==> flow/design.v <==
module SP(
	clk,
	rst_n,
	in_valid,
	in_data,
	in_mode,
	out_valid,
	out_data
);
input clk, rst_n, in_valid;
input [2:0] in_mode;
input [8:0] in_data;
output reg out_valid;
output reg [8:0] out_data;
integer i;
genvar idx;
parameter STATE_IDLE = 3'd0 ;
parameter STATE_MInv = 3'd1 ;
parameter STATE_MMul = 3'd2 ;
parameter STATE_Sort = 3'd3 ;
parameter STATE_Sum  = 3'd4 ;
parameter STATE_OUTPT= 3'd5 ;
reg [2:0] current_state, next_state;
reg [2:0] data_cnt;
reg [2:0] mode;
reg [8:0] a[0:5], b[0:5], c[0:5], d[0:5], e[0:5];
wire [8:0] next_c, next_e;
reg has_sent_b;
wire out_valid_b;
wire [8:0] next_b;
reg has_sent_mod;
reg [1:0] mm_stage;
wire [17:0] mul_in_s0[0:2], mul_in_s1[0:2];
reg [17:0] mul_in[0:2];
wire mul_out_valid[0:2];
wire [8:0] mul_out[0:2];
reg is_mod_finish[0:2];
wire is_all_mod_finish;
reg  [8:0] mul_out_s0[0:2], mul_out_s1[0:2];
reg flag_sort1, flag_sort2;
wire [8:0] next_d0, next_d1, next_d2, next_d3, next_d4, next_d5;
always @(posedge clk or negedge rst_n) begin
	if (!rst_n) 	current_state <= STATE_IDLE ;
	else 			current_state <= next_state ;
end
always @(*) begin
	next_state = current_state ;
	case(current_state)
		STATE_IDLE: begin
			if (data_cnt==6) begin
				if (mode[0]==1) 		next_state = STATE_MInv ;
				else if (mode[1]==1)	next_state = STATE_MMul ;
				else if (mode[2]==1)	next_state = STATE_Sort ;
				else 					next_state = STATE_Sum ;
			end
		end
		STATE_MInv: begin
			if (data_cnt==6) begin
				if (mode[1]==1)			next_state = STATE_MMul ;
				else if (mode[2]==1)	next_state = STATE_Sort ;
				else 					next_state = STATE_Sum ;
			end
		end
		STATE_MMul: begin
			if (mm_stage==3 && is_all_mod_finish==1) begin
				if (mode[2]==1)			next_state = STATE_Sort ;
				else 					next_state = STATE_Sum ;
			end
		end
		STATE_Sort:	if (flag_sort2==1)	next_state = STATE_Sum ;
		STATE_Sum: 	if (mm_stage==1 && is_all_mod_finish==1) 	next_state = STATE_OUTPT ;
		STATE_OUTPT:	if (data_cnt==6)	next_state = STATE_IDLE ;
	endcase
end
always @(posedge clk or negedge rst_n) begin
	if (!rst_n) 	has_sent_b <= 0 ;
	else begin
		if (next_state==STATE_MInv) begin
			if (has_sent_b==0)			has_sent_b <= 1 ;
			else if (out_valid_b==1)	has_sent_b <= 0 ;
		end
		else 	has_sent_b <= 0 ;
	end
end
ModularInversion U_MI( .clk(clk), .rst_n(rst_n), .in_valid( (!has_sent_b)&&(next_state==STATE_MInv) ), .in_a(a[0]), .out_valid(out_valid_b), .out_b(next_b) );
always @(posedge clk or negedge rst_n) begin
	if (!rst_n) 	has_sent_mod <= 0 ;
	else begin
		if (next_state==STATE_MMul || next_state==STATE_Sum) begin
			if (has_sent_mod==0)			has_sent_mod <= 1 ;
			else if (is_all_mod_finish==1)	has_sent_mod <= 0 ;
		end
		else 	has_sent_mod <= 0 ;
	end
end
always @(posedge clk or negedge rst_n) begin
	if (!rst_n) 	mm_stage <= 0 ;
	else begin
		if (next_state==STATE_MMul || next_state==STATE_Sum) begin
			if (is_all_mod_finish==1) 			mm_stage <= mm_stage + 1 ;
		end
		else 	mm_stage <= 0 ;
	end
end
assign mul_in_s0[0] = b[1] * b[2] ;     
assign mul_in_s0[1] = b[3] * b[4] ;     
assign mul_in_s0[2] = b[5] * b[0] ;     
assign mul_in_s1[0] = mul_out_s0[0] * mul_out_s0[1] ;     
assign mul_in_s1[1] = mul_out_s0[1] * mul_out_s0[2] ;     
assign mul_in_s1[2] = mul_out_s0[2] * mul_out_s0[0] ;     
always @(*) begin
	if (next_state==STATE_MMul) begin
		case(mm_stage)
			2'd0: begin
				mul_in[0] = mul_in_s0[0] ;
				mul_in[1] = mul_in_s0[1] ;
				mul_in[2] = mul_in_s0[2] ;
			end
			2'd1: begin
				mul_in[0] = mul_in_s1[0] ;
				mul_in[1] = mul_in_s1[1] ;
				mul_in[2] = mul_in_s1[2] ;
			end
			2'd2: begin
				mul_in[0] = mul_out_s1[0] * b[5] ;		 
				mul_in[1] = mul_out_s1[1] * b[1] ;		 
				mul_in[2] = mul_out_s1[2] * b[3] ;		 
			end
			2'd3: begin
				mul_in[0] = mul_out_s1[0] * b[0] ;		 
				mul_in[1] = mul_out_s1[1] * b[2] ;		 
				mul_in[2] = mul_out_s1[2] * b[4] ;		 
			end
		endcase
	end
	else begin
		case(mm_stage)
			2'd0: begin
				mul_in[0] = a[0] + b[0] + c[0] + d[0] ;
				mul_in[1] = a[2] + b[2] + c[2] + d[2] ;
				mul_in[2] = a[4] + b[4] + c[4] + d[4] ;
			end
			default: begin
				mul_in[0] = a[5] + b[5] + c[5] + d[5] ;
				mul_in[1] = a[1] + b[1] + c[1] + d[1] ;
				mul_in[2] = a[3] + b[3] + c[3] + d[3] ;
			end
		endcase
	end
end
generate
for( idx=0 ; idx<3 ; idx=idx+1) begin : mod_func
	Modular509 U_mod( .clk(clk), .rst_n(rst_n), .in_valid( (!has_sent_mod)&&(next_state==STATE_MMul || next_state==STATE_Sum) ), .in(mul_in[idx]), .out_valid(mul_out_valid[idx]), .out(mul_out[idx]) );
	always @(posedge clk or negedge rst_n) begin
		if (!rst_n) 	is_mod_finish[idx] <= 0 ;
		else begin
			if (mul_out_valid[idx]==1) 		is_mod_finish[idx] <= 1 ;
			else if (is_all_mod_finish==1)	is_mod_finish[idx] <= 0 ;
		end
	end
end
endgenerate
assign is_all_mod_finish = is_mod_finish[0] && is_mod_finish[1] && is_mod_finish[2] ;
generate
for( idx=0 ; idx<3 ; idx=idx+1) begin
	always @(posedge clk or negedge rst_n) begin
		if (!rst_n) 	mul_out_s0[idx] <= 0 ;
		else if (mul_out_valid[idx]==1 && mm_stage==0)	mul_out_s0[idx] <= mul_out[idx] ;     
	end
	always @(posedge clk or negedge rst_n) begin
		if (!rst_n) 	mul_out_s1[idx] <= 0 ;
		else if (mul_out_valid[idx]==1 && mm_stage==1)	mul_out_s1[idx] <= mul_out[idx] ;     
	end
end	
endgenerate
Sort U_Sort( .clk(clk), .rst_n(rst_n), .in0(c[0]), .in1(c[1]), .in2(c[2]), .in3(c[3]), .in4(c[4]), .in5(c[5]), 
			 .out0(next_d0), .out1(next_d1), .out2(next_d2), .out3(next_d3), .out4(next_d4), .out5(next_d5) );
always @(posedge clk or negedge rst_n) begin
	if (!rst_n)		flag_sort1 <= 0 ;
	else begin
		if (current_state==STATE_Sort)	flag_sort1 <= 1 ;
		else 		flag_sort1 <= 0 ;
	end
end
always @(posedge clk or negedge rst_n) begin
	if (!rst_n)		flag_sort2 <= 0 ;
	else 			flag_sort2 <= flag_sort1 ;
end
always @(posedge clk or negedge rst_n) begin
	if (!rst_n) begin
		for( i=0 ; i<6 ; i=i+1 )
			a[i] <= 0 ;
	end
	else begin
		if (in_valid==1) begin
			a[5] <= in_data ;
			for( i=0 ; i<5 ; i=i+1 )
				a[i] <= a[i+1] ;
		end
		else if (out_valid_b==1) begin
			a[5] <= a[0] ;
			for( i=0 ; i<5 ; i=i+1 )
				a[i] <= a[i+1] ;
		end
	end
end
always @(posedge clk or negedge rst_n) begin
	if (!rst_n) begin
		for( i=0 ; i<6 ; i=i+1 )
			b[i] <= 0 ;
	end
	else begin
		if (in_valid==1) begin
			b[5] <= in_data ;
			for( i=0 ; i<5 ; i=i+1 )
				b[i] <= b[i+1] ;
		end
		else if (out_valid_b==1) begin
			b[5] <= next_b ;
			for( i=0 ; i<5 ; i=i+1 )
				b[i] <= b[i+1] ;
		end
	end
end
always @(posedge clk or negedge rst_n) begin
	if (!rst_n) 	c[0] <= 0 ;
	else begin
		if (in_valid==1 || out_valid_b==1) 				c[0] <= c[1] ;
		else if (mm_stage==2 && is_mod_finish[0]==1) 	c[0] <= mul_out[0] ;
	end
end
always @(posedge clk or negedge rst_n) begin
	if (!rst_n) 	c[2] <= 0 ;
	else begin
		if (in_valid==1 || out_valid_b==1) 				c[2] <= c[3] ;
		else if (mm_stage==2 && is_mod_finish[1]==1) 	c[2] <= mul_out[1] ;
	end
end
always @(posedge clk or negedge rst_n) begin
	if (!rst_n) 	c[4] <= 0 ;
	else begin
		if (in_valid==1 || out_valid_b==1) 				c[4] <= c[5] ;
		else if (mm_stage==2 && is_mod_finish[2]==1) 	c[4] <= mul_out[2] ;
	end
end
always @(posedge clk or negedge rst_n) begin
	if (!rst_n) 	c[1] <= 0 ;
	else begin
		if (in_valid==1 || out_valid_b==1) 				c[1] <= c[2] ;
		else if (mm_stage==3 && is_mod_finish[0]==1) 	c[1] <= mul_out[1] ;
	end
end
always @(posedge clk or negedge rst_n) begin
	if (!rst_n) 	c[3] <= 0 ;
	else begin
		if (in_valid==1 || out_valid_b==1) 				c[3] <= c[4] ;
		else if (mm_stage==3 && is_mod_finish[1]==1) 	c[3] <= mul_out[2] ;
	end
end
always @(posedge clk or negedge rst_n) begin
	if (!rst_n) 	c[5] <= 0 ;
	else begin
		if (in_valid==1) 			c[5] <= in_data ;
		else if (out_valid_b==1)	c[5] <= next_b ;
		else if (mm_stage==3 && is_mod_finish[2]==1) 	c[5] <= mul_out[0] ;
	end
end
always @(posedge clk or negedge rst_n) begin
	if (!rst_n) 	d[0] <= 0 ;
	else begin
		if (in_valid==1 || out_valid_b==1) 				d[0] <= d[1] ;
		else if (mm_stage==2 && is_mod_finish[0]==1) 	d[0] <= mul_out[0] ;
		else if (current_state==STATE_Sort)				d[0] <= next_d0 ;
	end
end
always @(posedge clk or negedge rst_n) begin
	if (!rst_n) 	d[2] <= 0 ;
	else begin
		if (in_valid==1 || out_valid_b==1) 				d[2] <= d[3] ;
		else if (mm_stage==2 && is_mod_finish[1]==1) 	d[2] <= mul_out[1] ;
		else if (current_state==STATE_Sort)				d[2] <= next_d2 ;
	end
end
always @(posedge clk or negedge rst_n) begin
	if (!rst_n) 	d[4] <= 0 ;
	else begin
		if (in_valid==1 || out_valid_b==1) 				d[4] <= d[5] ;
		else if (mm_stage==2 && is_mod_finish[2]==1) 	d[4] <= mul_out[2] ;
		else if (current_state==STATE_Sort)				d[4] <= next_d4 ;
	end
end
always @(posedge clk or negedge rst_n) begin
	if (!rst_n) 	d[1] <= 0 ;
	else begin
		if (in_valid==1 || out_valid_b==1) 				d[1] <= d[2] ;
		else if (mm_stage==3 && is_mod_finish[0]==1) 	d[1] <= mul_out[1] ;
		else if (current_state==STATE_Sort)				d[1] <= next_d1 ;
	end
end
always @(posedge clk or negedge rst_n) begin
	if (!rst_n) 	d[3] <= 0 ;
	else begin
		if (in_valid==1 || out_valid_b==1) 				d[3] <= d[4] ;
		else if (mm_stage==3 && is_mod_finish[1]==1) 	d[3] <= mul_out[2] ;
		else if (current_state==STATE_Sort)				d[3] <= next_d3 ;
	end
end
always @(posedge clk or negedge rst_n) begin
	if (!rst_n) 	d[5] <= 0 ;
	else begin
		if (in_valid==1) 			d[5] <= in_data ;
		else if (out_valid_b==1)	d[5] <= next_b ;
		else if (mm_stage==3 && is_mod_finish[2]==1) 	d[5] <= mul_out[0] ;
		else if (current_state==STATE_Sort)				d[5] <= next_d5 ;
	end
end
always @(posedge clk or negedge rst_n) begin
	if (!rst_n) 	e[0] <= 0 ;
	else begin
		if (in_valid==1 || out_valid_b==1) 				e[0] <= e[1] ;
		else if (mm_stage==2 && is_mod_finish[0]==1) 	e[0] <= mul_out[0] ;
		else if (current_state==STATE_Sort)				e[0] <= next_d0 ;
		else if (current_state==STATE_Sum && mm_stage==0 && is_mod_finish[0]==1) 	e[0] <= mul_out[0] ;
	end
end
always @(posedge clk or negedge rst_n) begin
	if (!rst_n) 	e[2] <= 0 ;
	else begin
		if (in_valid==1 || out_valid_b==1) 				e[2] <= e[3] ;
		else if (mm_stage==2 && is_mod_finish[1]==1) 	e[2] <= mul_out[1] ;
		else if (current_state==STATE_Sort)				e[2] <= next_d2 ;
		else if (current_state==STATE_Sum && mm_stage==0 && is_mod_finish[1]==1) 	e[2] <= mul_out[1] ;
	end
end
always @(posedge clk or negedge rst_n) begin
	if (!rst_n) 	e[4] <= 0 ;
	else begin
		if (in_valid==1 || out_valid_b==1) 				e[4] <= e[5] ;
		else if (mm_stage==2 && is_mod_finish[2]==1) 	e[4] <= mul_out[2] ;
		else if (current_state==STATE_Sort)				e[4] <= next_d4 ;
		else if (current_state==STATE_Sum && mm_stage==0 && is_mod_finish[2]==1) 	e[4] <= mul_out[2] ;
	end
end
always @(posedge clk or negedge rst_n) begin
	if (!rst_n) 	e[1] <= 0 ;
	else begin
		if (in_valid==1 || out_valid_b==1) 				e[1] <= e[2] ;
		else if (mm_stage==3 && is_mod_finish[0]==1) 	e[1] <= mul_out[1] ;
		else if (current_state==STATE_Sort)				e[1] <= next_d1 ;
		else if (current_state==STATE_Sum && mm_stage==1 && is_mod_finish[0]==1) 	e[1] <= mul_out[1] ;
	end
end
always @(posedge clk or negedge rst_n) begin
	if (!rst_n) 	e[3] <= 0 ;
	else begin
		if (in_valid==1 || out_valid_b==1) 				e[3] <= e[4] ;
		else if (mm_stage==3 && is_mod_finish[1]==1) 	e[3] <= mul_out[2] ;
		else if (current_state==STATE_Sort)				e[3] <= next_d3 ;
		else if (current_state==STATE_Sum && mm_stage==1 && is_mod_finish[1]==1) 	e[3] <= mul_out[2] ;
	end
end
always @(posedge clk or negedge rst_n) begin
	if (!rst_n) 	e[5] <= 0 ;
	else begin
		if (in_valid==1) 			e[5] <= in_data ;
		else if (out_valid_b==1)	e[5] <= next_b ;
		else if (mm_stage==3 && is_mod_finish[2]==1) 	e[5] <= mul_out[0] ;
		else if (current_state==STATE_Sort)				e[5] <= next_d5 ;
		else if (current_state==STATE_Sum && mm_stage==1 && is_mod_finish[2]==1) 	e[5] <= mul_out[0] ;
	end
end
always @(posedge clk or negedge rst_n) begin
	if (!rst_n)		data_cnt <= 0 ;
	else begin
		if (data_cnt==6) 	data_cnt <= 0 ;
		else if (in_valid==1)	data_cnt <= data_cnt + 1 ;
		else if (out_valid_b==1)	data_cnt <= data_cnt + 1 ;
		else if (next_state==STATE_OUTPT)	data_cnt <= data_cnt + 1 ;
	end
end
always @(posedge clk or negedge rst_n) begin
	if (!rst_n) 	mode <= 0 ;
	else begin
		if (in_valid==1 && data_cnt==0)	
			mode <= in_mode ;
	end
end
always @(posedge clk or negedge rst_n) begin
	if (!rst_n) 	out_valid <= 0 ;
	else begin
		if (next_state==STATE_OUTPT) 	out_valid <= 1 ;
		else 		out_valid <= 0 ;
	end
end
always @(posedge clk or negedge rst_n) begin
	if (!rst_n) 	out_data <= 0 ;
	else begin
		if (next_state==STATE_OUTPT)	out_data <= e[data_cnt];
		else 		out_data <= 0 ;
	end
end
endmodule
module Modular509(clk, rst_n, in_valid, in, out_valid, out);
input clk, rst_n;
input in_valid;
input [17:0] in;
output reg out_valid;
output [8:0] out;
parameter S_IDLE  = 3'd0 ;
parameter S_INPUT = 3'd1 ;
parameter S_CALCU = 3'd2 ;
parameter S_OUTPT = 3'd3 ;
reg [1:0] current_state, next_state;
reg [11:0] in_r;
wire [2:0] overflow;
wire [8:0] nonoverflow;
always @(posedge clk or negedge rst_n) begin
	if (!rst_n) 	current_state <= S_IDLE ;
	else 			current_state <= next_state ;
end
always @(*) begin
	next_state = current_state ;
	case(current_state)
		S_IDLE: 	if (in_valid==1) 	next_state = S_INPUT ;
		S_INPUT: 	next_state = S_CALCU ;
		S_CALCU: 	if (in_r<509)		next_state = S_OUTPT ;
		S_OUTPT: 	next_state = S_IDLE ;
	endcase
end
always @(posedge clk or negedge rst_n) begin
	if (!rst_n) 	in_r <= 0 ;
	else begin
		if (next_state==S_INPUT)		in_r <= in[8:0] + in[17:9]*3 ;
		else if (next_state==S_CALCU)	in_r <= (in_r>=509) ? in_r - 509 : in_r ;
	end
end
always @(posedge clk or negedge rst_n) begin
	if (!rst_n) 	out_valid <= 0 ;
	else begin
		if (next_state==S_OUTPT) 	out_valid <= 1 ;
		else 						out_valid <= 0 ;
	end
end
assign out = in_r ;
endmodule
module ModularInversion(
	clk, 
	rst_n, 
	in_valid, 
	in_a, 
	out_valid, 
	out_b
);
input clk, rst_n;
input in_valid;
input [8:0] in_a;
output reg out_valid;
output reg [8:0] out_b;
parameter S_IDLE  = 2'd0 ;
parameter S_CALCU = 2'd1 ;
parameter S_MODUL = 2'd2 ;
parameter S_OUTPT = 2'd3 ;
reg [2:0] current_state, next_state;
reg [17:0] A, B;
reg [3:0] cnt;
wire out_valid_A, out_valid_B;
wire [8:0] next_A, next_B;
reg is_modA_finish, is_modB_finish;
wire is_mod_finish;
reg flag_sent;
always @(posedge clk or negedge rst_n) begin
	if (!rst_n) 	current_state <= S_IDLE ;
	else 			current_state <= next_state ;
end
always @(*) begin
	next_state = current_state ;
	case(current_state)
		S_IDLE: 	if (in_valid==1) 	next_state = S_CALCU ;
		S_CALCU: 	next_state = S_MODUL ;
		S_MODUL: 	if (is_mod_finish==1)	next_state = (cnt==10) ? S_OUTPT : S_CALCU ;
		S_OUTPT: 	next_state = S_IDLE ;
	endcase
end
Modular509 U_modA( .clk(clk), .rst_n(rst_n), .in_valid( (!flag_sent)&&(next_state==S_MODUL) ), .in(A), .out_valid(out_valid_A), .out(next_A) );
Modular509 U_modB( .clk(clk), .rst_n(rst_n), .in_valid( (!flag_sent)&&(next_state==S_MODUL) ), .in(B), .out_valid(out_valid_B), .out(next_B) );
always @(posedge clk or negedge rst_n) begin
	if (!rst_n) 	is_modA_finish <= 0 ;
	else begin
		if (out_valid_A==1)				is_modA_finish <= 1 ;
		else if (next_state==S_CALCU)	is_modA_finish <= 0 ;
	end
end
always @(posedge clk or negedge rst_n) begin
	if (!rst_n) 	is_modB_finish <= 0 ;
	else begin
		if (out_valid_B==1)				is_modB_finish <= 1 ;
		else if (next_state==S_CALCU)	is_modB_finish <= 0 ;
	end
end
assign is_mod_finish = is_modA_finish && is_modB_finish ;
always @(posedge clk or negedge rst_n) begin
	if (!rst_n) 	flag_sent <= 0 ;
	else begin
		if (next_state==S_MODUL)		flag_sent <= 1 ;
		else if (next_state==S_CALCU)	flag_sent <= 0 ;
	end
end
always @(posedge clk or negedge rst_n) begin
	if (!rst_n) 	cnt <= 0 ;
	else begin
		if (next_state==S_CALCU)		cnt <= cnt + 1 ;
		else if (next_state==S_OUTPT)	cnt <= 0 ;
	end
end
always @(posedge clk or negedge rst_n) begin
	if (!rst_n) 	A <= 0 ;
	else begin
		if (in_valid==1) 						A <= 1 ;
		else if (next_state==S_CALCU && cnt!=3)	A <= A*B ;
		else if (out_valid_A==1)				A <= next_A ;
	end
end
always @(posedge clk or negedge rst_n) begin
	if (!rst_n) 	B <= 0 ;
	else begin
		if (in_valid==1) 				B <= in_a ;
		else if (next_state==S_CALCU)	B <= B*B ;
		else if (out_valid_B==1)		B <= next_B ;
	end
end
always @(posedge clk or negedge rst_n) begin
	if (!rst_n) 	out_valid <= 0 ;
	else begin
		if (next_state==S_OUTPT)	out_valid <= 1 ;
		else 						out_valid <= 0 ;
	end
end
always @(posedge clk or negedge rst_n) begin
	if (!rst_n) 	out_b <= 0 ;
	else begin
		if (next_state==S_OUTPT)	out_b <= A ;
		else 						out_b <= 0 ;
	end
end
endmodule
module Sort(clk, rst_n, in0, in1, in2, in3, in4, in5, out0, out1, out2, out3, out4, out5);
input clk, rst_n;
input [8:0] in0, in1, in2, in3, in4, in5;
output [8:0] out0, out1, out2, out3, out4, out5;
wire [8:0] a[0:3], b[0:2], c[0:3], d[0:2], f[0:3], g[0:1];
reg [8:0] e[0:5];
assign a[0] = ( in0<in1 ) ? in0 : in1 ;
assign a[1] = ( in0<in1 ) ? in1 : in0 ;
assign a[2] = ( a[1]<in2 )? a[1] : in2 ;
assign a[3] = ( a[1]<in2 )? in2 : a[1] ;
assign b[0] = ( a[0]<a[2] ) ? a[0] : a[2] ;
assign b[1] = ( a[0]<a[2] ) ? a[2] : a[0] ;
assign b[2] = a[3] ;
assign c[0] = ( in3<in4 ) ? in3 : in4 ;
assign c[1] = ( in3<in4 ) ? in4 : in3 ;
assign c[2] = ( c[1]<in5 )? c[1] : in5 ;
assign c[3] = ( c[1]<in5 )? in5 : c[1] ;
assign d[0] = ( c[0]<c[2] ) ? c[0] : c[2] ;
assign d[1] = ( c[0]<c[2] ) ? c[2] : c[0] ;
assign d[2] = c[3] ;
always @(posedge clk or negedge rst_n) begin
	if (!rst_n) begin
		e[0] <= 0 ;
		e[1] <= 0 ;
		e[2] <= 0 ;
		e[3] <= 0 ;
		e[4] <= 0 ;
		e[5] <= 0 ;
	end
	else begin
		e[0] <= ( b[0]<d[0] ) ? b[0] : d[0] ;
		e[1] <= ( b[0]<d[0] ) ? d[0] : b[0] ;
		e[2] <= ( b[1]<d[1] ) ? b[1] : d[1] ;
		e[3] <= ( b[1]<d[1] ) ? d[1] : b[1] ;
		e[4] <= ( b[2]<d[2] ) ? b[2] : d[2] ;
		e[5] <= ( b[2]<d[2] ) ? d[2] : b[2] ;
	end
end
assign out0 = e[0] ;
assign out5 = e[5] ;
assign f[0] = ( e[1]<e[2] ) ? e[1] : e[2] ;
assign f[1] = ( e[1]<e[2] ) ? e[2] : e[1] ;
assign f[2] = ( e[3]<e[4] ) ? e[3] : e[4] ;
assign f[3] = ( e[3]<e[4] ) ? e[4] : e[3] ;
assign out1 = f[0] ;
assign out4 = f[3] ;
assign g[0] = ( f[1]<f[2] ) ? f[1] : f[2] ;
assign g[1] = ( f[1]<f[2] ) ? f[2] : f[1] ;
assign out2 = g[0] ;
assign out3 = g[1] ;
endmodule
Step by step through the tools: SP
Tool output for the design above, in the order of the flow.
Line numbers count from 1 in the design file above.
{"block": "design", "top": "SP", "clock_port": "clk", "lib": "sky130hd", "lib_corner": "tt_025C_1v80"}

After elaboration
Counts by Yosys on the flattened word-level netlist (proc, flatten, opt, wreduce). Print and check cells are left out. Cells with the same type and inputs are merged into one.
{"block": "word_totals", "reg_bits": 537, "input_bits": 15, "output_inout_bits": 10, "elab_cells": 493}
{"block": "op_classes", "n_addsub": 31, "multipliers": 19, "cmp": 22, "equal": 62, "n_mux": 197, "reduce_logical": 83}
{"block": "op_table", "op": "multiplier 9 x 9 -> 18 bit", "n": 12}
{"block": "op_table", "op": "2-to-1 mux 9 bit", "n": 107}
{"block": "op_table", "op": "multiplier 18 x 18 -> 18 bit", "n": 2}
{"block": "op_table", "op": "2-to-1 mux 12 bit", "n": 18}
{"block": "op_table", "op": "case mux 18 bit (select 4 bit)", "n": 3}
{"block": "op_table", "op": "2-to-1 mux 18 bit", "n": 9}
{"block": "op_table", "op": "multiplier 9 x 2 -> 11 bit with constant B", "n": 5}
{"block": "op_table", "op": "less-than comparator 9 bit", "n": 12}
{"block": "op_table", "op": "adder 11 x 9 -> 12 bit", "n": 6}
{"block": "op_table", "op": "adder 10 x 9 -> 11 bit", "n": 6}
{"block": "op_table", "op": "subtractor 12 x 9 -> 12 bit with constant B", "n": 5}
{"block": "op_table", "op": ">= comparator 12 x 9 -> 1 bit with constant B", "n": 5}
{"block": "op_table", "op": "less-than comparator 12 x 9 -> 1 bit with constant B", "n": 5}
{"block": "op_table", "op": "adder 9 x 9 -> 10 bit", "n": 6}
{"block": "op_table", "op": "case mux 9 bit (select 6 bit)", "n": 1}
{"block": "op_table", "op": "2-to-1 mux 3 bit", "n": 15}
{"block": "op_table", "op": "== test 2 bit with constant B", "n": 22}
{"block": "op_table", "op": "case mux 2 bit (select 4 bit)", "n": 5}
{"block": "op_table", "op": "nonzero test 2 bit", "n": 18}
{"block": "op_table", "op": "adder 9 x 12 -> 12 bit", "n": 3}
{"block": "op_table", "op": "logical AND 1 bit", "n": 30}
{"block": "op_table", "op": "nonzero test 4 bit", "n": 7}
{"block": "op_table", "op": "== test 3 x 2 -> 1 bit with constant B", "n": 9}
{"block": "op_table", "op": "2-to-1 mux 2 bit", "n": 13}
{"block": "op_table", "op": "nonzero test 3 bit", "n": 8}
{"block": "op_table", "op": "adder 9 x 11 -> 12 bit", "n": 2}
{"block": "op_table", "op": "== test 2 x 1 -> 1 bit with constant B", "n": 11}
{"block": "op_table", "op": "2-to-1 mux 1 bit", "n": 22}
Not listed: further kinds 18, cells in them 47.

Depth
Longest topological path by Yosys (ltp), each cell counted once; first at word level (registers and memories cut), then after technology mapping (sequential cells cut; the memories' decode and read muxes count).
{"block": "logic_depth", "depth_word": 16, "abc_area": 0, "ltp_mapped": 47, "mapped_depth_nobuf": 43}

After synthesis
Yosys stat after the flow's synthesis: flattened, memories mapped to cells. It holds for the ABC_AREA given above (unset counts as 0); a run with the other value may have another netlist.
{"block": "by_type", "cell": "sky130_fd_sc_hd__fa_1", "n": 933, "area_total_um2": 1.87E+04}
{"block": "by_type", "cell": "sky130_fd_sc_hd__dfrtp_1", "n": 544, "area_total_um2": 1.36E+04}
{"block": "by_type", "cell": "sky130_fd_sc_hd__ha_1", "n": 820, "area_total_um2": 1.03E+04}
{"block": "by_type", "cell": "sky130_fd_sc_hd__inv_1", "n": 1477, "area_total_um2": 5.54E+03}
{"block": "by_type", "cell": "sky130_fd_sc_hd__nand2_1", "n": 1259, "area_total_um2": 4.73E+03}
{"block": "by_type", "cell": "sky130_fd_sc_hd__and2_1", "n": 633, "area_total_um2": 3.96E+03}
{"block": "by_type", "cell": "sky130_fd_sc_hd__a21oi_1", "n": 516, "area_total_um2": 2.58E+03}
{"block": "by_type", "cell": "sky130_fd_sc_hd__xnor2_1", "n": 213, "area_total_um2": 1.87E+03}
{"block": "by_type", "cell": "sky130_fd_sc_hd__o21ai_0", "n": 335, "area_total_um2": 1.68E+03}
{"block": "by_type", "cell": "sky130_fd_sc_hd__mux2i_1", "n": 167, "area_total_um2": 1.67E+03}
{"block": "by_type", "cell": "sky130_fd_sc_hd__clkbuf_1", "n": 425, "area_total_um2": 1595.28}
{"block": "by_type", "cell": "sky130_fd_sc_hd__nor2_1", "n": 420, "area_total_um2": 1.58E+03}
{"block": "by_type", "cell": "sky130_fd_sc_hd__a21o_1", "n": 136, "area_total_um2": 1.02E+03}
{"block": "by_type", "cell": "sky130_fd_sc_hd__mux2_2", "n": 74, "area_total_um2": 833.299}
{"block": "by_type", "cell": "sky130_fd_sc_hd__a211oi_1", "n": 88, "area_total_um2": 660.634}
{"block": "by_type", "cell": "sky130_fd_sc_hd__xor2_1", "n": 63, "area_total_um2": 551.779}
{"block": "by_type", "cell": "sky130_fd_sc_hd__a31oi_1", "n": 66, "area_total_um2": 412.896}
{"block": "by_type", "cell": "sky130_fd_sc_hd__nand2b_1", "n": 60, "area_total_um2": 375.36}
Not listed: further types 90, cells in them 873.
{"block": "mapped", "mapped_cells": 9102, "mapped_area_um2": 78230.0, "seqArea_um2": 13797.0, "ff_cells": 551, "buffers": 472}
By module: a second synthesis without flattening, with its own total; a netlist apart from the flattened one above.
{"block": "hier_totals", "hier_cells": 9037, "hier_area_um2": 78345.1}
Each row is one instance without its submodules.
{"block": "modules", "module": "SP", "n_inst": 1, "n_cells": 6105, "mod_area_um2": 52529.1, "mod_seq_area_um2": 8884.8}
{"block": "modules", "module": "ModularInversion", "n_inst": 1, "n_cells": 1285, "mod_area_um2": 11531.1, "mod_seq_area_um2": 1427.6}
{"block": "modules", "module": "Modular509", "n_inst": 5, "n_cells": 175, "mod_area_um2": 1575.3, "mod_seq_area_um2": 426.7}
{"block": "modules", "module": "Sort", "n_inst": 1, "n_cells": 772, "mod_area_um2": 6408.6, "mod_seq_area_um2": 1351.3}

Timing after synthesis
Path of least setup slack by OpenSTA after synthesis, without wires, with an ideal clock, recovery checks aside; 20% of the period is set as input and as output delay. Where synthesis merged equal registers, the netlist keeps one of their names.
{"block": "synth_path", "path_type": "register to register", "startpoint": "reg c[4][5]", "endpoint": "reg U_Sort.e[0][4]", "tclk_ns": 9.0, "setup_time_ns": 0.079, "launch_ns": 0.000, "arrival_time_ns": 8.073, "t_required_ns": 8.921, "setup_slack_ns": 0.848, "delay_ns": 8.152, "stages": 42, "path_buffers": 5, "period_less_setup_slack_ns": 8.152}
"delay_ns" = arrival - input delay + setup time.
"stages": output pins that drive a net of the path, with the launching flip-flop's if there is one; two outputs of one cell count as two.
"period_less_setup_slack_ns" = period - worst setup slack (recovery checks aside). The figure is calculated, with input and output delays left at 20% of the set period.
The rows between start and end are the longest chain of elaborated cells between them; the timing report does not say that the signal goes this way. Where chains are equally long, one stands for them.
Each line given opens the expression or statement behind the cell; cells for indexed reads and writes are added by Yosys, which also makes memories of some case tables.
A register here has more assigning lines than the two given.
{"block": "synth_via", "cell_sequence": "sky130_fd_sc_hd__dfrtp_1 sky130_fd_sc_hd__inv_1 sky130_fd_sc_hd__ha_1 sky130_fd_sc_hd__and4_1 sky130_fd_sc_hd__a2111oi_0 sky130_fd_sc_hd__o21a_1 sky130_fd_sc_hd__o21ba_2 sky130_fd_sc_hd__clkbuf_1 sky130_fd_sc_hd__clkbuf_1 sky130_fd_sc_hd__mux2_2 sky130_fd_sc_hd__ha_1 sky130_fd_sc_hd__a21o_1 sky130_fd_sc_hd__a21o_1 sky130_fd_sc_hd__a21oi_1 sky130_fd_sc_hd__o21ai_0 sky130_fd_sc_hd__a31oi_1 sky130_fd_sc_hd__buf_2 sky130_fd_sc_hd__a21oi_1 (+6 left out) sky130_fd_sc_hd__o211ai_1 sky130_fd_sc_hd__nor2_2 sky130_fd_sc_hd__clkbuf_1 sky130_fd_sc_hd__nor2_1 sky130_fd_sc_hd__a21oi_1 sky130_fd_sc_hd__ha_1 sky130_fd_sc_hd__a21oi_1 sky130_fd_sc_hd__nor2b_1 sky130_fd_sc_hd__o21ai_0 sky130_fd_sc_hd__nand2b_1 sky130_fd_sc_hd__a21oi_1 sky130_fd_sc_hd__nor2b_1 sky130_fd_sc_hd__o21ai_0 sky130_fd_sc_hd__nand2b_1 sky130_fd_sc_hd__a21o_1 sky130_fd_sc_hd__a21oi_4 sky130_fd_sc_hd__buf_4 sky130_fd_sc_hd__mux2i_1", "elab_chain_len": 8, "cone_cells": 9, "cone_classes": "4 x compare; 5 x mux"}
{"block": "synth_lines", "element": "start: declaration", "line": 26, "text": "reg [8:0] a[0:5], b[0:5], c[0:5], d[0:5], e[0:5];"}
{"block": "synth_lines", "element": "start: assignment", "line": 242, "text": "if (in_valid==1 || out_valid_b==1) c[4] <= c[5] ;"}
{"block": "synth_lines", "element": "start: assignment", "line": 243, "text": "else if (mm_stage==2 && is_mod_finish[2]==1) c[4] <= mul_out[2] ;"}
{"block": "synth_lines", "element": "less-than comparator 9 bit", "line": 560, "text": "assign c[1] = ( in3<in4 ) ? in4 : in3 ;"}
{"block": "synth_lines", "element": "2-to-1 mux 9 bit", "line": 560}
{"block": "synth_lines", "element": "less-than comparator 9 bit", "line": 561, "text": "assign c[2] = ( c[1]<in5 )? c[1] : in5 ;"}
{"block": "synth_lines", "element": "2-to-1 mux 9 bit", "line": 561}
{"block": "synth_lines", "element": "less-than comparator 9 bit", "line": 563, "text": "assign d[0] = ( c[0]<c[2] ) ? c[0] : c[2] ;"}
{"block": "synth_lines", "element": "2-to-1 mux 9 bit", "line": 563}
{"block": "synth_lines", "element": "less-than comparator 9 bit", "line": 576, "text": "e[0] <= ( b[0]<d[0] ) ? b[0] : d[0] ;"}
{"block": "synth_lines", "element": "2-to-1 mux 9 bit", "line": 576}
{"block": "synth_lines", "element": "end: assignment", "line": 568, "text": "e[0] <= 0 ;"}
{"block": "synth_lines", "element": "end: assignment", "line": 576}
{"block": "synth_lines", "element": "end: declaration", "line": 551, "text": "reg [8:0] e[0:5];"}

Path in the finished layout
From the final timing report of run 1: the path of least setup slack in the routed layout; clock arrival at registers is part of the times.
{"block": "layout_path", "path_type": "register to register", "startpoint": "reg mul_out_s1[1][1]", "endpoint": "reg mod_func[1].U_mod.in_r[11]", "tclk_ns": 8.62, "setup_time_ns": 0.06, "launch_ns": 0.70, "arrival_time_ns": 8.91, "t_required_ns": 9.25, "setup_slack_ns": 0.34, "stages": 32, "path_buffers": 1}
The rows between start and end are the longest chain of elaborated cells between them; the timing report does not say that the signal goes this way. Where chains are equally long, one stands for them.
A register here has more assigning lines than the two given.
{"block": "layout_via", "cell_sequence": "sky130_fd_sc_hd__dfrtp_1 sky130_fd_sc_hd__buf_4 sky130_fd_sc_hd__and2_1 sky130_fd_sc_hd__fa_1 sky130_fd_sc_hd__fa_1 sky130_fd_sc_hd__inv_1 sky130_fd_sc_hd__fa_1 sky130_fd_sc_hd__fa_1 sky130_fd_sc_hd__inv_1 sky130_fd_sc_hd__ha_1 sky130_fd_sc_hd__o21ai_0 sky130_fd_sc_hd__o21bai_1 sky130_fd_sc_hd__a21oi_1 sky130_fd_sc_hd__xnor2_1 sky130_fd_sc_hd__a222oi_1 sky130_fd_sc_hd__nor2_1 sky130_fd_sc_hd__a211oi_1 sky130_fd_sc_hd__a21oi_1 sky130_fd_sc_hd__ha_1 sky130_fd_sc_hd__fa_1 sky130_fd_sc_hd__a31oi_1 sky130_fd_sc_hd__a21oi_1 sky130_fd_sc_hd__a211oi_2 sky130_fd_sc_hd__and2b_1 sky130_fd_sc_hd__nor2_1 sky130_fd_sc_hd__xnor2_1 sky130_fd_sc_hd__ha_1 sky130_fd_sc_hd__o21ai_0 sky130_fd_sc_hd__nand2b_1 sky130_fd_sc_hd__a21oi_1 sky130_fd_sc_hd__or4_1 sky130_fd_sc_hd__nand3_1", "elab_chain_len": 6, "cone_cells": 7, "lines_between": 5, "cone_classes": "1 x add/sub; 3 x mul; 3 x mux"}
{"block": "layout_lines", "element": "start: declaration", "line": 39, "text": "reg  [8:0] mul_out_s0[0:2], mul_out_s1[0:2];"}
{"block": "layout_lines", "element": "start: assignment", "line": 171, "text": "if (!rst_n) mul_out_s1[idx] <= 0 ;"}
{"block": "layout_lines", "element": "start: assignment", "line": 172, "text": "else if (mul_out_valid[idx]==1 && mm_stage==1) mul_out_s1[idx] <= mul_out[idx] ;"}
{"block": "layout_lines", "element": "multiplier 9 x 9 -> 18 bit", "line": 131, "text": "mul_in[1] = mul_out_s1[1] * b[2] ;"}
{"block": "layout_lines", "element": "case mux 18 bit (select 4 bit)", "line": 113, "text": "case(mm_stage)"}
{"block": "layout_lines", "element": "2-to-1 mux 18 bit", "line": 112, "text": "if (next_state==STATE_MMul) begin"}
{"block": "layout_lines", "element": "multiplier 9 x 2 -> 11 bit", "line": 433, "text": "if (next_state==S_INPUT) in_r <= in[8:0] + in[17:9]*3 ;"}
{"block": "layout_lines", "element": "adder 9 x 12 -> 12 bit", "line": 433}
{"block": "layout_lines", "element": "2-to-1 mux 12 bit", "line": 433}
{"block": "layout_lines", "element": "end: assignment", "line": 433}
{"block": "layout_lines", "element": "end: assignment", "line": 434, "text": "else if (next_state==S_CALCU) in_r <= (in_r>=509) ? in_r - 509 : in_r ;"}
{"block": "layout_lines", "element": "end: declaration", "line": 414, "text": "reg [11:0] in_r;"}

Wiki page: SP / flow data

Below are 3 stored runs of the flow (Yosys, OpenROAD; platform sky130hd) on SP, each with its settings and what was measured, unordered. Constraints: input delay and output delay 20% of the set period each, output load 0.01 pF.
By "achievedPeriod_ns" is meant the clock period of the run minus its worst setup slack. This is arithmetic on one report: input and output delays are still those of the set period (20% each).
"critical_path_time_ns" is the time allowed to the run's worst setup path (the clock period less input and output delay, where it has them) less its slack. Clock arrival times count: a late capture clock shortens it, a late launch clock lengthens it.
"totalPower_mw": no workload was simulated; the value follows from the tool's default switching activity.

{"run": "run 1", "settings": { "CORE_UTILIZATION": 34, "period_ns": 8.62, "CAP_MARGIN": 20, "CORE_MARGIN": 2, "SLEW_MARGIN": 20 }, "results": { "post_synth_area_um2": 78230.0, "post_route_util_frac": 0.37, "finalCellArea_um2": 84902.7, "fin_ws_ns": 0.342, "achievedPeriod_ns": 8.278, "hold_ws_ns": 0.355, "dieArea_um2": 233942.0, "total_negative_slack_ns": 0.000, "critical_path_time_ns": 8.28, "critical_path_kind": "register to register", "totalPower_mw": 18.005 }}
{"run": "run 2", "settings": { "CELL_PAD_IN_SITES_DETAIL_PLACEMENT": 0, "CORE_ASPECT_RATIO": 0.67, "CORE_UTILIZATION": 62, "CTS_CLUSTER_SIZE": 28, "HOLD_SLACK_MARGIN": 0.22, "PLACE_DENSITY_LB_ADDON": 0.04, "TNS_END_PERCENT": 60, "period_ns": 11.9, "CAP_MARGIN": 20, "CORE_MARGIN": 2, "SLEW_MARGIN": 20 }, "results": { "post_synth_area_um2": 78230.0, "post_route_util_frac": 0.657, "finalCellArea_um2": 82053.7, "fin_ws_ns": 2.691, "achievedPeriod_ns": 9.209, "hold_ws_ns": 0.359, "dieArea_um2": 129092.0, "total_negative_slack_ns": 0.000, "critical_path_time_ns": 9.21, "critical_path_kind": "register to register", "totalPower_mw": 12.705 }}
{"run": "run 3", "settings": { "SETUP_SLACK_MARGIN": 2.45, "period_ns": 8.62, "CAP_MARGIN": 20, "CORE_MARGIN": 2, "CORE_UTILIZATION": 40, "SLEW_MARGIN": 20 }, "results": { "post_synth_area_um2": 78230.0, "post_route_util_frac": 0.463, "finalCellArea_um2": 90063.9, "fin_ws_ns": 1.162, "achievedPeriod_ns": 7.458, "hold_ws_ns": 0.357, "dieArea_um2": 199130.0, "total_negative_slack_ns": 0.000, "critical_path_time_ns": 7.46, "critical_path_kind": "register to register", "totalPower_mw": 20.422 }}
